==> flow/design.v <==
module pc(
    input clk,
    input reset,
    input pcwrite,
    input [7:0] next_pc,
    output reg [7:0] pc
);
    always @ (posedge clk or posedge reset) begin
        if (reset) begin
            pc <= 8'b0;
        end
        else if (pcwrite) begin
            pc <= next_pc;
        end
    end
endmodule
module IF_ID (
    input clk,
    input reset,
    input [18:0] IF_instruction,
    input IF_IDwrite,
    input [7:0] IF_pc_plus_one,
    output reg [7:0] ID_pc_plus_one,
    output reg [18:0] ID_instruction,
    output reg ID_valid
);
    always @(posedge clk or posedge reset) begin
        if (reset) begin
            ID_valid <= 1'b0;
        end
        else if (IF_IDwrite) begin
            ID_valid <= 1'b1;
        end
    end
    always @(posedge clk) begin
        if (IF_IDwrite) begin
            ID_instruction <= IF_instruction;
            ID_pc_plus_one <= IF_pc_plus_one;
        end
    end
endmodule
module control(
    input [4:0] opcode,
    input hazard,
    output reg ID_branch,
    output reg ID_regwrite,
    output reg ID_memtoreg,
    output reg ID_memread,
    output reg ID_memwrite,
    output reg ID_alusrc,
    output reg ID_aluop,
    output reg ID_regdist,
    output reg ID_branchtype,
    output reg ID_push,
    output reg ID_pop,
    output reg ID_ret,
    output reg ID_jump
);
    always @(*) begin
        ID_branch = 1'b0;
        ID_regwrite = 1'b0;
        ID_memtoreg = 1'b0;
        ID_memread = 1'b0;
        ID_memwrite = 1'b0;
        ID_alusrc = 1'b0;
        ID_aluop = 1'b0;
        ID_regdist = 1'b0;
        ID_branchtype = 1'b0;
        ID_push = 1'b0;
        ID_pop = 1'b0;
        ID_ret = 1'b0;
        ID_jump = 1'b0;
        if (!hazard) begin
            case (opcode)
                5'd0: begin
                    ID_regdist = 1'b1;
                    ID_regwrite = 1'b1;
                end
                5'd1: begin
                    ID_regdist = 1'b1;
                    ID_regwrite = 1'b1;
                end
                5'd2: begin
                    ID_jump = 1'b1;
                end
                5'd3: begin
                    ID_branch = 1'b1;
                    ID_branchtype = 1'b0;
                end
                5'd4: begin
                    ID_branch = 1'b1;
                    ID_branchtype = 1'b1;
                end
                5'd5: begin
                    ID_push = 1'b1;
                    ID_jump = 1'b1;
                    ID_regdist = 1'b1;
                    ID_regwrite = 1'b1;
                    ID_alusrc = 1'b1;
                end
                5'd6: begin
                    ID_pop = 1'b1;
                    ID_ret = 1'b1;
                    ID_regdist = 1'b1;
                    ID_regwrite = 1'b1;
                    ID_alusrc = 1'b1;
                end
                5'd7: begin
                    ID_memread = 1'b1;
                    ID_memtoreg = 1'b1;
                    ID_regwrite = 1'b1;
                    ID_alusrc = 1'b1;
                end
                5'd8: begin
                    ID_memwrite = 1'b1;
                    ID_alusrc = 1'b1;
                end
                5'd9: begin
                    ID_regwrite = 1'b1;
                end
                5'd10: begin
                    ID_regwrite = 1'b1;
                    ID_alusrc = 1'b1;
                end
                default: begin
                end
            endcase
        end
    end
endmodule
module reg_file(
    input clk,
    input reset,
    input WB_regwrite,
    input ID_push,
    input ID_pop,
    input [2:0] rs1,
    input [2:0] rs2,
    input [2:0] ws,
    input [18:0] wd,
    output reg [18:0] ID_rd1,
    output reg [18:0] ID_rd2,
    output [2:0] sp
);
    integer i;
    reg [2:0] SP;
    reg [18:0] register_file[0:7];
    assign sp = SP;
    always @(*) begin
        if (WB_regwrite && (ws == rs1))
            ID_rd1 = wd;
        else
            ID_rd1 = register_file[rs1];
        if (WB_regwrite && (ws == rs2))
            ID_rd2 = wd;
        else
            ID_rd2 = register_file[rs2];
    end
    always @(posedge clk or posedge reset) begin
        if (reset) begin
            for (i=0;i<8;i=i+1) begin
                register_file[i] <= 19'd0;
            end
            SP <= 3'd7;
        end else begin
            if (WB_regwrite) begin
                register_file[ws] <= wd;
            end
            if (ID_push) begin
                SP <= SP - 3'd1;
            end
            else if (ID_pop) begin
                SP <= SP + 3'd1;
            end
        end
    end
endmodule
module comparator (
    input [18:0] ID_rd1,
    input [18:0] ID_rd2,
    output reg zero
);
    always @(*) begin
        if (ID_rd1 == ID_rd2) begin
            zero = 1'b1;
        end
        else begin
            zero = 1'b0;
        end
    end
endmodule
module ID_EX(
    input clk,
    input reset,
    input [4:0] ID_opcode,
    input ID_regwrite,
    input ID_memtoreg,
    input ID_memread,
    input ID_memwrite,
    input ID_alusrc,
    input ID_aluop,
    input ID_regdist,
    input [7:0] ID_immediate,
    input [2:0] ID_rs,
    input [2:0] ID_rt,
    input [2:0] ID_rd,
    input [18:0] ID_rd1,
    input [18:0] ID_rd2,
    output reg [4:0] EX_opcode,
    output reg EX_regwrite,
    output reg EX_memtoreg,
    output reg EX_memread,
    output reg EX_memwrite,
    output reg EX_alusrc,
    output reg EX_aluop,
    output reg EX_regdist,
    output reg [7:0] EX_immediate,
    output reg [2:0] EX_rs,
    output reg [2:0] EX_rt,
    output reg [2:0] EX_rd,
    output reg [18:0] EX_rd1,
    output reg [18:0] EX_rd2
);
    always @(posedge clk or posedge reset) begin
        if (reset) begin
            EX_regwrite <= 1'b0;
            EX_memread <= 1'b0;
            EX_memwrite <= 1'b0;
        end
        else begin
            EX_regwrite <= ID_regwrite;
            EX_memread <= ID_memread;
            EX_memwrite <= ID_memwrite;
        end
    end
    always @(posedge clk) begin
        EX_opcode <= ID_opcode;
        EX_memtoreg <= ID_memtoreg;
        EX_alusrc <= ID_alusrc;
        EX_aluop <= ID_aluop;
        EX_regdist <= ID_regdist;
        EX_immediate <= ID_immediate;
        EX_rs <= ID_rs;
        EX_rt <= ID_rt;
        EX_rd <= ID_rd;
        EX_rd1 <= ID_rd1;
        EX_rd2 <= ID_rd2;
    end
endmodule
module alu_mux(
    input [1:0] sel,
    input [18:0] EX_data,
    input [18:0] MEM_data,
    input [18:0] WB_data,
    output reg [18:0] in
);
    always @(*) begin
        case (sel)
            2'b00 : in = EX_data;
            2'b01 : in = MEM_data;
            2'b10 : in = WB_data;
            default: in = 19'd0;
        endcase
    end
endmodule
module alu_control (
    input [4:0] opcode,
    input [4:0] funct,
    output reg [4:0] operation
);
    always @(*) begin
        case (opcode)
            5'd0: operation = funct;
            5'd1: operation = funct;
            5'd9: operation = funct;
            5'd10: operation = 5'd12;
            5'd8: operation = 5'd12;
            5'd7: operation = 5'd12;
            5'd5: operation = 5'd12;
            5'd6: operation = 5'd12;
            default: operation = 5'd0;
        endcase
    end
endmodule
module alu (
    input [18:0] in1,
    input [18:0] in2,
    input [4:0] alu_ctrl,
    output reg [18:0] EX_out
);
    always @(*) begin
        case (alu_ctrl)
            5'd0: EX_out = in1 + in2;
            5'd1: EX_out = in1 - in2;
            5'd2: EX_out = in1 * in2;
            5'd3: EX_out = (in2 == 19'd0) ? 19'd0 : in1 / in2;
            5'd4: EX_out = in1 + 1;
            5'd5: EX_out = in1 - 1;
            5'd6: EX_out = in1 & in2;
            5'd7: EX_out = in1 | in2;
            5'd8: EX_out = in1 ^ in2;
            5'd9: EX_out = ~in1;
            5'd10: EX_out = in1 ^ 19'b0011001010111010110;  
            5'd11: EX_out = in1 ^ 19'b0011001010111010110;
            5'd12: EX_out = in2;
            default: EX_out = 19'd0;
        endcase
    end
endmodule
module EX_MEM (
    input clk,
    input reset,
    input EX_regwrite,
    input EX_memtoreg,
    input EX_memread,
    input EX_memwrite,
    input [18:0] EX_out,
    input [18:0] EX_wdata,
    input [2:0] EX_rd,
    output reg MEM_regwrite,
    output reg MEM_memtoreg,
    output reg MEM_memread,
    output reg MEM_memwrite,
    output reg [18:0] MEM_out,
    output reg [18:0] MEM_wdata,
    output reg [2:0] MEM_rd
);
    always @(posedge clk or posedge reset) begin
        if (reset) begin
            MEM_regwrite <= 1'b0;
            MEM_memread <= 1'b0;
            MEM_memwrite <= 1'b0;
        end
        else begin
            MEM_regwrite <= EX_regwrite;
            MEM_memread <= EX_memread;
            MEM_memwrite <= EX_memwrite;
        end
    end
    always @(posedge clk) begin
        MEM_memtoreg <= EX_memtoreg;
        MEM_out <= EX_out;
        MEM_wdata <= EX_wdata;
        MEM_rd <= EX_rd;
    end
endmodule
module MEM_WB (
    input clk,
    input reset,
    input MEM_regwrite,
    input MEM_memtoreg,
    input [18:0] MEM_rdata,
    input [18:0] MEM_out,
    input [2:0] MEM_rd,
    output reg WB_regwrite,
    output reg WB_memtoreg,
    output reg [18:0] WB_rdata,
    output reg [18:0] WB_out,
    output reg [2:0] WB_rd
);
always @(posedge clk or posedge reset) begin
    if (reset) begin
        WB_regwrite <= 1'b0;
    end
    else begin
        WB_regwrite <= MEM_regwrite;
    end
end
always @(posedge clk) begin
    WB_memtoreg <= MEM_memtoreg;
    WB_rdata <= MEM_rdata;
    WB_out <= MEM_out;
    WB_rd <= MEM_rd;
end
endmodule
module forwarding_unit (
    input [2:0] EX_rs,
	input [2:0] EX_rt,
	input [2:0] MEM_rd,
	input [2:0] WB_rd,
	input MEM_regwrite,
	input WB_regwrite,
	output reg [1:0] mux_in1,
	output reg [1:0] mux_in2
);
    always @ (*) begin
	    mux_in1 = 2'b00;
		mux_in2 = 2'b00;
		if ((MEM_rd == EX_rs) && (MEM_regwrite)) begin
		    mux_in1 =2'b01;
		end
		if ((MEM_rd == EX_rt) && (MEM_regwrite)) begin
		    mux_in2 =2'b01;
		end
		if (((WB_rd == EX_rs) && (WB_regwrite)) && ~((MEM_rd == EX_rs) && (MEM_regwrite))) begin
            mux_in1 = 2'b10;
        end
		if (((WB_rd == EX_rt) && (WB_regwrite)) && ~((MEM_rd == EX_rt) && (MEM_regwrite))) begin
            mux_in2 = 2'b10;
        end
	end 
endmodule
module hazard_detection(
    input reset,
    input EX_memread,
    input [2:0] EX_rt,
    input [2:0] ID_rt,
    input [2:0] ID_rs,
    input ID_reads_early,
    input [2:0] ID_ra1,
    input [2:0] ID_ra2,
    input EX_regwrite,
    input [2:0] EX_dest,
    input MEM_regwrite,
    input [2:0] MEM_rd,
    output reg hazard,
    output reg IF_IDwrite,
    output reg PCwrite
);
    wire early_hazard;
    assign early_hazard = ID_reads_early &&
        ((EX_regwrite && ((EX_dest == ID_ra1) || (EX_dest == ID_ra2))) ||
         (MEM_regwrite && ((MEM_rd == ID_ra1) || (MEM_rd == ID_ra2))));
    always @ (*) begin
        if (reset) begin
            hazard = 1'b0;
            IF_IDwrite = 1'b1;
            PCwrite = 1'b1;
        end
        else if ((EX_memread && ((EX_rt == ID_rt) || (EX_rt == ID_rs))) || early_hazard) begin
            hazard = 1'b1;
            IF_IDwrite = 1'b0;
            PCwrite = 1'b0;
        end
        else begin
            hazard = 1'b0;
            IF_IDwrite = 1'b1;
            PCwrite = 1'b1;
        end
    end
endmodule
module cpu(
    input clk,
    input reset,
    output [7:0] imem_addr,
    input [18:0] imem_data,
    output [7:0] dmem_addr,
    output [18:0] dmem_wdata,
    output dmem_we,
    input [18:0] dmem_rdata,
    output rf_we,
    output [2:0] rf_waddr,
    output [18:0] rf_wdata
);
    wire [7:0] ret_mux_pc;
    wire [7:0] pc;
    wire pcwrite;
    wire IF_IDwrite;
    wire hazard;
    wire WB_regwrite;
    pc pc_cpu (
        .clk(clk),
        .reset(reset),
        .pcwrite(pcwrite),
        .next_pc(ret_mux_pc),
        .pc(pc)
    );
    wire [18:0] IF_instruction;
    assign imem_addr = pc;
    assign IF_instruction = imem_data;
    wire [7:0] IF_pc_plus_one;
    assign IF_pc_plus_one = pc + 8'd1;
    wire [7:0] ID_pc_plus_one;
    wire [18:0] ID_instruction;
    wire ID_valid;
    wire branch_signal;
    IF_ID IF_ID_cpu (
        .clk(clk),
        .reset(reset),
        .IF_instruction(IF_instruction),
        .IF_IDwrite(IF_IDwrite),
        .IF_pc_plus_one(IF_pc_plus_one),
        .ID_pc_plus_one(ID_pc_plus_one),
        .ID_instruction(ID_instruction),
        .ID_valid(ID_valid)
    );
    wire ID_branch, ID_regwrite, ID_memtoreg, ID_memread, ID_memwrite, ID_alusrc, ID_aluop;
    wire ID_regdist, ID_branchtype, ID_push, ID_pop, ID_ret, ID_jump;
    control control_cpu(
        .opcode(ID_instruction[18:14]),
        .hazard(hazard | ~ID_valid),
        .ID_branch(ID_branch),
        .ID_regwrite(ID_regwrite),
        .ID_memtoreg(ID_memtoreg),
        .ID_memread(ID_memread),
        .ID_memwrite(ID_memwrite),
        .ID_alusrc(ID_alusrc),
        .ID_aluop(ID_aluop),
        .ID_regdist(ID_regdist),
        .ID_branchtype(ID_branchtype),
        .ID_push(ID_push),
        .ID_pop(ID_pop),
        .ID_ret(ID_ret),
        .ID_jump(ID_jump)
    );
    wire [18:0] wd;
    wire [18:0] ID_rd1, ID_rd2;
    wire [2:0] ws;
    wire [2:0] sp;
    wire ID_is_ret = (ID_instruction[18:14] == 5'd6);
    wire ID_is_call = (ID_instruction[18:14] == 5'd5);
    wire [2:0] ID_ra1 = ID_is_ret ? (sp + 3'd1) : ID_instruction[13:11];
    wire [2:0] ID_ra2 = ID_instruction[10:8];
    reg_file reg_file_cpu(
        .clk(clk),
        .reset(reset),
        .WB_regwrite(WB_regwrite),
        .ID_push(ID_push),
        .ID_pop(ID_pop),
        .rs1(ID_ra1),
        .rs2(ID_ra2),
        .ws(ws),
        .wd(wd),
        .ID_rd1(ID_rd1),
        .ID_rd2(ID_rd2),
        .sp(sp)
    );
    wire zero;
    comparator comparator_cpu(
        .ID_rd1(ID_rd1),
        .ID_rd2(ID_rd2),
        .zero(zero)
    );
    wire zero_flag;
    assign zero_flag = (ID_branchtype) ? ~zero : zero;
    assign branch_signal = ID_branch && zero_flag;
    wire [7:0] branch_mux_pc;
    assign branch_mux_pc = (branch_signal) ? ID_instruction[7:0] : IF_pc_plus_one;
    wire [7:0] jump_mux_pc;
    assign jump_mux_pc = (ID_jump) ? ID_instruction[7:0] : branch_mux_pc;
    assign ret_mux_pc = (ID_ret) ? ID_rd1[7:0] : jump_mux_pc;
    wire [7:0] ID_immediate = ID_is_call ? ID_pc_plus_one :
                              (ID_is_ret ? 8'd0 : ID_instruction[7:0]);
    wire [2:0] ID_rd = ID_is_call ? sp :
                       (ID_is_ret ? (sp + 3'd1) : ID_instruction[7:5]);
    wire EX_regwrite, EX_memtoreg, EX_memread, EX_memwrite, EX_alusrc, EX_aluop, EX_regdist;
    wire [7:0] EX_immediate;
    wire [2:0] EX_rs, EX_rt, EX_rd;
    wire [18:0] EX_rd1, EX_rd2;
    wire [4:0] EX_opcode;
    ID_EX ID_EX_cpu(
        .clk(clk),
        .reset(reset),
        .ID_opcode(ID_instruction[18:14]),
        .ID_regwrite(ID_regwrite),
        .ID_memtoreg(ID_memtoreg),
        .ID_memread(ID_memread),
        .ID_memwrite(ID_memwrite),
        .ID_alusrc(ID_alusrc),
        .ID_aluop(ID_aluop),
        .ID_regdist(ID_regdist),
        .ID_immediate(ID_immediate),
        .ID_rs(ID_instruction[13:11]),
        .ID_rt(ID_instruction[10:8]),
        .ID_rd(ID_rd),
        .ID_rd1(ID_rd1),
        .ID_rd2(ID_rd2),
        .EX_opcode(EX_opcode),
        .EX_regwrite(EX_regwrite),
        .EX_memtoreg(EX_memtoreg),
        .EX_memread(EX_memread),
        .EX_memwrite(EX_memwrite),
        .EX_alusrc(EX_alusrc),
        .EX_aluop(EX_aluop),
        .EX_regdist(EX_regdist),
        .EX_immediate(EX_immediate),
        .EX_rs(EX_rs),
        .EX_rt(EX_rt),
        .EX_rd(EX_rd),
        .EX_rd1(EX_rd1),
        .EX_rd2(EX_rd2)
    );
    wire [1:0] sel1, sel2;
    wire [18:0] in1, EX_in2_mux, in2;
    wire [18:0] MEM_out;
    alu_mux alu_mux_in1(
        .sel(sel1),
        .EX_data(EX_rd1),
        .MEM_data(MEM_out),
        .WB_data(wd),
        .in(in1)
    );
    alu_mux alu_mux_in2(
        .sel(sel2),
        .EX_data(EX_rd2),
        .MEM_data(MEM_out),
        .WB_data(wd),
        .in(EX_in2_mux)
    );
    wire [18:0] extended_EX_immediate;
    assign extended_EX_immediate = { 11'b0, EX_immediate};
    assign in2 = (EX_alusrc) ? extended_EX_immediate : EX_in2_mux;
    wire [4:0] alu_ctrl;
    alu_control alu_control_cpu(
        .opcode(EX_opcode),
        .funct(EX_immediate[4:0]),
        .operation(alu_ctrl)
    );
    wire [18:0] EX_out;
    alu alu_cpu(
        .in1(in1),
        .in2(in2),
        .alu_ctrl(alu_ctrl),
        .EX_out(EX_out)
    );
    wire [2:0] EX_rd_muxed;
    assign EX_rd_muxed = (EX_regdist) ? EX_rd : EX_rt;
    wire MEM_regwrite, MEM_memtoreg, MEM_memread, MEM_memwrite;
    wire [18:0] MEM_wdata;
    wire [2:0] MEM_rd;
    EX_MEM EX_MEM_cpu (
        .clk(clk),
        .reset(reset),
        .EX_regwrite(EX_regwrite),
        .EX_memtoreg(EX_memtoreg),
        .EX_memread(EX_memread),
        .EX_memwrite(EX_memwrite),
        .EX_out(EX_out),
        .EX_wdata(EX_in2_mux),
        .EX_rd(EX_rd_muxed),
        .MEM_regwrite(MEM_regwrite),
        .MEM_memtoreg(MEM_memtoreg),
        .MEM_memread(MEM_memread),
        .MEM_memwrite(MEM_memwrite),
        .MEM_out(MEM_out),
        .MEM_wdata(MEM_wdata),
        .MEM_rd(MEM_rd)
    );
    wire [18:0] MEM_rdata;
    assign dmem_addr = MEM_out[7:0];
    assign dmem_wdata = MEM_wdata;
    assign dmem_we = MEM_memwrite;
    assign MEM_rdata = dmem_rdata;
    wire WB_memtoreg;
    wire [18:0] WB_rdata, WB_out;
    wire [2:0] WB_rd;
    MEM_WB MEM_WB_cpu(
        .clk(clk),
        .reset(reset),
        .MEM_regwrite(MEM_regwrite),
        .MEM_memtoreg(MEM_memtoreg),
        .MEM_rdata(MEM_rdata),
        .MEM_out(MEM_out),
        .MEM_rd(MEM_rd),
        .WB_regwrite(WB_regwrite),
        .WB_memtoreg(WB_memtoreg),
        .WB_rdata(WB_rdata),
        .WB_out(WB_out),
        .WB_rd(WB_rd)
    );
    assign ws = WB_rd;
    assign wd = (WB_memtoreg) ? WB_rdata : WB_out;
    assign rf_we = WB_regwrite;
    assign rf_waddr = WB_rd;
    assign rf_wdata = wd;
    forwarding_unit forwarding_unit_cpu(
        .EX_rs(EX_rs),
        .EX_rt(EX_rt),
        .MEM_rd(MEM_rd),
        .WB_rd(WB_rd),
        .MEM_regwrite(MEM_regwrite),
        .WB_regwrite(WB_regwrite),
        .mux_in1(sel1),
        .mux_in2(sel2)
    );
    wire ID_reads_early = ID_valid && ((ID_instruction[18:14] == 5'd3) ||
                          (ID_instruction[18:14] == 5'd4) || ID_is_ret);
    hazard_detection hazard_detection_cpu(
        .reset(reset),
        .EX_memread(EX_memread),
        .EX_rt(EX_rt),
        .ID_rs(ID_instruction[13:11]),
        .ID_rt(ID_instruction[10:8]),
        .ID_reads_early(ID_reads_early),
        .ID_ra1(ID_ra1),
        .ID_ra2(ID_ra2),
        .EX_regwrite(EX_regwrite),
        .EX_dest(EX_rd_muxed),
        .MEM_regwrite(MEM_regwrite),
        .MEM_rd(MEM_rd),
        .hazard(hazard),
        .IF_IDwrite(IF_IDwrite),
        .PCwrite(pcwrite)
    );
endmodule
Step by step through the tools: cpu
What the tools print for cpu, step after step. Line numbers count from 1 in the design file above. Library cell names are shortened. Not given: n/a

Top module: cpu. Clock input: clk. Standard-cell library: sky130hd. Library corner: tt_025C_1v80.

After elaboration
Source: Yosys, flattened and elaborated. Widths are those after wreduce. Print and check cells do not count. Equal cells are merged and count once. Memory sizes are those after Yosys's memory passes, which may raise the word count (mostly to a power of two), join words into wider ones and drop unused or constant bits.

The entry for clocked read ports x word width reads 12. The entry for bits in latches reads 0. The entry for memories kept reads 1. For bits of input ports the number is 40. Under cells after elaboration stands 203. Under output and inout port bits stands 59. For memory bits (writable) the number is 0. The figure for register bits after elaboration is 344. For memory bits (read-only) the number is 192.

Memories: (name not given) (words 16, bits a word 12, rd ports 1, wr ports 0, line 74) `case (opcode)`.

Under add/subtract/negate cells stands 7. The entry for shift operators reads 0. The entry for bitwise gates (word level) reads 10. Under order comparisons stands 0. Under equal/unequal tests stands 61. Muxes and demuxes: 43. Under $mul stands 1. The figure for divide/modulo/power cells is 1. For reductions and logical operators the number is 42.

Operators by type and width (number): divider 19 x 19 -> 19 bit (1); multiplier 19 x 19 -> 19 bit (1); case mux 19 bit (select 8 bit) (2); case mux 19 bit (select 12 bit) (1); case mux 19 bit (select 3 bit) (2); two-way mux 19 bit (5); equality test 5 x 3 -> 1 bit with constant B (10); equality test 5 x 4 -> 1 bit with constant B (8); two-way mux 8 bit (5); equality test 3 bit (12); equality test 3 bit with constant B (12); adder 19 x 1 -> 19 bit with constant B (1); subtractor 19 x 1 -> 19 bit with constant B (1); adder 19 bit (1); subtractor 19 bit (1); equality test 19 bit (1); AND 19 bit (1); bitwise OR 19 bit (1); XOR 19 bit (1); NOT 19 bit (1); logical NOT 19 bit (1); equality test 3 x 2 -> 1 bit with constant B (6); two-way mux 3 bit (6); two-way mux 1 bit (17); AND reduction 2 bit (8); equality test 5 x 2 -> 1 bit with constant B (3); logical AND 1 bit (14); two-way mux 12 bit (1).

Not listed: further kinds 21, cells in them 41.

Longest topological paths
Longest topological path by Yosys (ltp), each cell counted once; first at word level (registers and memories cut), then after technology mapping (sequential cells cut; the memories' decode and read muxes count).

For depth in word-level cells the number is 17. The entry for ABC_AREA reads 0. Gate-level depth with buffers: 211. Gate-level depth less buffers: 194.

Mapped cells and area
Source: synth_stat.txt of the flow (Yosys; design flattened, memories mapped). It holds for the ABC_AREA given above (unset counts as 0); a run with the other value may have another netlist.

Cells by type: dfrtp_1 (number 167, total area 4.18E+03 sq um); ha_1 (number 319, total area 3.99E+03 sq um); dfxtp_1 (number 157, total area 3.14E+03 sq um); fa_1 (number 124, total area 2.48E+03 sq um); nor2_1 (number 439, total area 1647.83 sq um); o21ai_0 (number 309, total area 1.55E+03 sq um); nand2_1 (number 394, total area 1.48E+03 sq um); a21oi_1 (number 250, total area 1251.2 sq um); inv_1 (number 331, total area 1.24E+03 sq um); xnor2_1 (number 142, total area 1.24E+03 sq um); edfxtp_1 (number 27, total area 810.778 sq um); mux2i_1 (number 75, total area 750.72 sq um); clkbuf_1 (number 185, total area 694.416 sq um); mux2_2 (number 58, total area 653.126 sq um); o21a_1 (number 81, total area 608.083 sq um); nor3_1 (number 114, total area 570.547 sq um); nand3_1 (number 108, total area 540.518 sq um); a21o_1 (number 60, total area 450.432 sq um).

Not listed: further types 80, cells in them 791.

For flip-flop cells the number is 354. Under standard cells after synthesis stands 4131. The entry for area of sequential cells reads 8211.6 sq um. For mapped area the number is 33573.4 sq um. The entry for buffer cells reads 224.

The figures by module come from a second, unflattened synthesis with its own total; it is not the netlist above.

The figure for cell total of the unflattened synthesis is 3844. For area (unflattened synthesis) the number is 34346.7 sq um.

Each row is one instance without its submodules.

By module: alu (area 18212.5 sq um, times used 1, cells 2491, seq. area 0.0 sq um); reg_file (area 8998.6 sq um, times used 1, cells 802, seq. area 3882.5 sq um); ID_EX (area 1360.1 sq um, times used 1, cells 68, seq. area 1356.3 sq um); cpu (area 1018.5 sq um, times used 1, cells 132, seq. area 0.0 sq um); EX_MEM (area 919.6 sq um, times used 1, cells 46, seq. area 915.9 sq um); MEM_WB (area 869.6 sq um, times used 1, cells 44, seq. area 865.8 sq um); IF_ID (area 845.8 sq um, times used 1, cells 30, seq. area 835.8 sq um); alu_mux (area 415.4 sq um, times used 2, cells 45, seq. area 0.0 sq um); pc (area 335.3 sq um, times used 1, cells 18, seq. area 200.2 sq um); control (area 269.0 sq um, times used 1, cells 35, seq. area 0.0 sq um); hazard_detection (area 241.5 sq um, times used 1, cells 32, seq. area 0.0 sq um); comparator (area 210.2 sq um, times used 1, cells 25, seq. area 0.0 sq um); forwarding_unit (area 152.6 sq um, times used 1, cells 18, seq. area 0.0 sq um); alu_control (area 82.6 sq um, times used 1, cells 13, seq. area 0.0 sq um).

Timing after synthesis
Source: OpenSTA report_checks on the synthesized netlist (no wires, ideal clock, input and output delay 20% of the period each), path of least setup slack; recovery checks are left aside. Register names are those of the netlist, which keeps one name where synthesis merged equal registers.

Path type: register -> register. Start: register MEM_WB_cpu.WB_memtoreg. End: register EX_MEM_cpu.MEM_out[0]. Under clock period stands 38000 ps. The figure for setup slack is -3408 ps. The figure for path buffers is 19. Under data required time stands 37860 ps. Under arrival stands 41268 ps. Path delay: 41408 ps. The entry for launch time at the first pin reads 0 ps. Library setup time: 140 ps. Stages on the path: 204. Period reached after synthesis: 41408 ps.

"path delay" = arrival - input delay + setup time. "stages on the path": output pins that drive a net of the path, with the launching flip-flop's if there is one; two outputs of one cell count as two. "period reached after synthesis" is the clock period less the worst setup slack; recovery checks do not enter. This is arithmetic on one report: input and output delays are still those of the set period (20% each). Between the ends stands the longest chain of elaborated cells between them, by number of cells; it is not shown to be the way that was timed. Of several equally long chains one is given. Each line given opens the expression or statement behind the cell; cells for indexed reads and writes are added by Yosys, which also makes memories of some case tables.

Cell sequence: dfxtp_1 -> buf_2 -> buf_2 -> mux2i_1 -> clkbuf_1 -> nor2_1 -> a21oi_1 -> o21ai_0 -> nor2_1 -> a21o_1 -> clkbuf_1 -> buf_1 -> ha_1 -> or2_2 -> nand3_1 -> nor2_1 -> mux2i_1 -> ha_1 -> [... 168 more ...] -> o21ai_1 -> clkbuf_1 -> mux2i_1 -> ha_1 -> nor2b_1 -> o21a_1 -> o21a_1 -> o21a_1 -> o21ai_0 -> nand2b_1 -> a21oi_1 -> o21a_1 -> o21ai_0 -> a211o_1 -> a21o_1 -> a21o_1 -> a21oi_1 -> o221ai_1. The figure for cells in the longest elaborated chain is 6. The entry for elaborated cells between the ends (all ways) reads 17. The figure for RTL lines with such cells is 14. Those cells by class: 4 x add/sub; 1 x mul; 1 x div; 6 x mux; 4 x logic; 1 x reduce/logical.

Ends and longest elaborated chain, after synthesis: start, declared (line 356) `output reg WB_memtoreg,`; start, assigned (line 370) `WB_memtoreg <= MEM_memtoreg;`; two-way mux 19 bit (line 662) `assign wd = (WB_memtoreg) ? WB_rdata : WB_out;`; case mux 19 bit (select 3 bit) (line 258) `case (sel)`; two-way mux 19 bit (line 602) `assign in2 = (EX_alusrc) ? extended_EX_immediate : EX_in2_mux;`; divider 19 x 19 -> 19 bit (line 296) `5'd3: EX_out = (in2 == 19'd0) ? 19'd0 : in1 / in2;`; two-way mux 19 bit (line 296); case mux 19 bit (select 12 bit) (line 292) `case (alu_ctrl)`; end, assigned (line 342) `MEM_out <= EX_out;`; end, declared (line 324) `output reg [18:0] MEM_out,`.

Some nets on the timed path still bear RTL names; the line given drives or declares the net.

Named nets, after synthesis (line): EX_MEM_cpu.EX_wdata[0] (258).

Worst path after layout
Path of least setup slack in the final report of flow run 1 (OpenROAD, finished layout, wires in). Where an end is a register, its clock arrival counts in the times. The report prints the path's times to 10 ps; the period is as set.

Path type: register -> register. Start: register ID_EX_cpu.EX_rt[0]. End: register EX_MEM_cpu.MEM_out[0]. Library setup time: 140 ps. The figure for path buffers is 5. The figure for setup slack is 910 ps. Stages on the path: 191. Under data required time stands 37450 ps. The entry for launch time at the first pin reads 570 ps. Under arrival stands 36540 ps. Under clock period stands 37000 ps.

Between the ends stands the longest chain of elaborated cells between them, by number of cells; it is not shown to be the way that was timed. Of several equally long chains one is given.

Cell sequence: dfxtp_4 -> buf_6 -> xor2_4 -> nor4_4 -> buf_4 -> buf_6 -> mux2_4 -> a221oi_4 -> inv_2 -> nor4_4 -> nand4_1 -> nor2_4 -> mux2i_1 -> ha_1 -> o21a_1 -> o21ai_1 -> or3_4 -> or2_4 -> [... 155 more ...] -> o21a_1 -> o21ai_4 -> mux2i_1 -> ha_1 -> nor2b_1 -> o21a_1 -> o21a_1 -> o21a_1 -> o21ai_1 -> nand2b_1 -> a21oi_1 -> o21a_1 -> o21ai_0 -> a211o_1 -> a21o_1 -> a21o_1 -> a21oi_1 -> o221ai_1. The figure for cells in the longest elaborated chain is 11. The entry for elaborated cells between the ends (all ways) reads 23. Those cells by class: 2 x add/sub; 1 x mul; 1 x div; 4 x eq/ne; 6 x mux; 4 x logic; 5 x reduce/logical.

Ends and longest elaborated chain, after layout: start, declared (line 219) `output reg [2:0] EX_rt,`; start, assigned (line 244) `EX_rt <= ID_rt;`; equality test 3 bit (line 398) `if (((WB_rd == EX_rt) && (WB_regwrite)) && ~((MEM_rd == EX_rt) && (MEM_regwrite))) begin`; logical AND 1 bit (line 398); NOT 1 bit (line 398); logical AND 1 bit (line 398); two-way mux 2 bit (line 398); equality test 2 bit (line 258) `case (sel)`; case mux 19 bit (select 3 bit) (line 258); two-way mux 19 bit (line 602) `assign in2 = (EX_alusrc) ? extended_EX_immediate : EX_in2_mux;`; divider 19 x 19 -> 19 bit (line 296) `5'd3: EX_out = (in2 == 19'd0) ? 19'd0 : in1 / in2;`; two-way mux 19 bit (line 296); case mux 19 bit (select 12 bit) (line 292) `case (alu_ctrl)`; end, assigned (line 342) `MEM_out <= EX_out;`; end, declared (line 324) `output reg [18:0] MEM_out,`.

cpu through Yosys and OpenROAD on sky130hd: 2 stored runs, unordered, with their settings and measured results. The constraints put input and output delay at 20% of the set period each and load the outputs with 0.01 pF. "achieved period" means the clock period less the worst setup slack. The figure is calculated, with input and output delays left at 20% of the set period. "time of the worst setup path": the worst setup path's part of the clock period (all of it between registers, 20% less for each end at a port) less its slack. A launch clock that arrives late makes it longer, a capture clock that arrives late makes it shorter. "time of the worst setup path" is given in steps of 10 ps.

Files of flow run 1:
==> flow/run.sh <==
#!/bin/bash
# the make line also repeats the synthesis and layout settings of config.mk as NAME=value (left out here)
make -C /OpenROAD-flow-scripts/flow DESIGN_CONFIG=/design/flow/config.mk WORK_HOME=/design/flow/orfs CLKGATE_MAP_FILE= finish
==> flow/config.mk <==
export PLATFORM = sky130hd
export DESIGN_NAME = cpu
export DESIGN_NICKNAME = cpu
export VERILOG_FILES = /design/flow/design.v
export SDC_FILE = /design/flow/constraint.sdc
export NUM_CORES = 4
export LEC_CHECK = 0
export CAP_MARGIN = 20
export CORE_MARGIN = 2
export CORE_UTILIZATION = 40
export SETUP_SLACK_MARGIN = 5.0
export SLEW_MARGIN = 20
==> flow/constraint.sdc <==
create_clock -name core_clock -period 37.0 [get_ports {clk}]
set_input_delay 7.4000 -clock core_clock [delete_from_list [all_inputs] [get_ports {clk}]]
set_output_delay 7.4000 -clock core_clock [all_outputs]
set_load 0.01 [all_outputs]

Results of flow run 1. For the netlist area reported by Yosys the run shows 33,573.4 sq um. The worst hold slack in the final report comes to 322 ps. The setup slack of the worst path stands at 906 ps. The time of the worst setup path is 36,090 ps. Critical path kind: register -> register. For the utilization the run shows 0.496. The standard-cell area after layout comes to 41,369.7 sq um. The achieved period is 36,094 ps. The post-route setup TNS is 0 ps. The measured die area is 86,268.5 sq um.

Files of flow run 2:
==> flow/run.sh <==
#!/bin/bash
# the make line also repeats the synthesis and layout settings of config.mk as NAME=value (left out here)
make -C /OpenROAD-flow-scripts/flow DESIGN_CONFIG=/design/flow/config.mk WORK_HOME=/design/flow/orfs CLKGATE_MAP_FILE= finish
==> flow/config.mk <==
export PLATFORM = sky130hd
export DESIGN_NAME = cpu
export DESIGN_NICKNAME = cpu
export VERILOG_FILES = /design/flow/design.v
export SDC_FILE = /design/flow/constraint.sdc
export NUM_CORES = 4
export LEC_CHECK = 0
export CAP_MARGIN = 20
export CELL_PAD_IN_SITES_DETAIL_PLACEMENT = 2
export CORE_ASPECT_RATIO = 0.97
export CORE_MARGIN = 3
export CORE_UTILIZATION = 56
export CTS_CLUSTER_DIAMETER = 108
export CTS_CLUSTER_SIZE = 46
export GPL_ROUTABILITY_DRIVEN = 0
export GPL_TIMING_DRIVEN = 1
export HOLD_SLACK_MARGIN = 0.09
export MIN_ROUTING_LAYER = met2
export SLEW_MARGIN = 0
==> flow/constraint.sdc <==
create_clock -name core_clock -period 38.0 [get_ports {clk}]
set_input_delay 7.6000 -clock core_clock [delete_from_list [all_inputs] [get_ports {clk}]]
set_output_delay 7.6000 -clock core_clock [all_outputs]
set_load 0.01 [all_outputs]

Outcome of flow run 2: did not finish, placement stopped with DPL-0033.
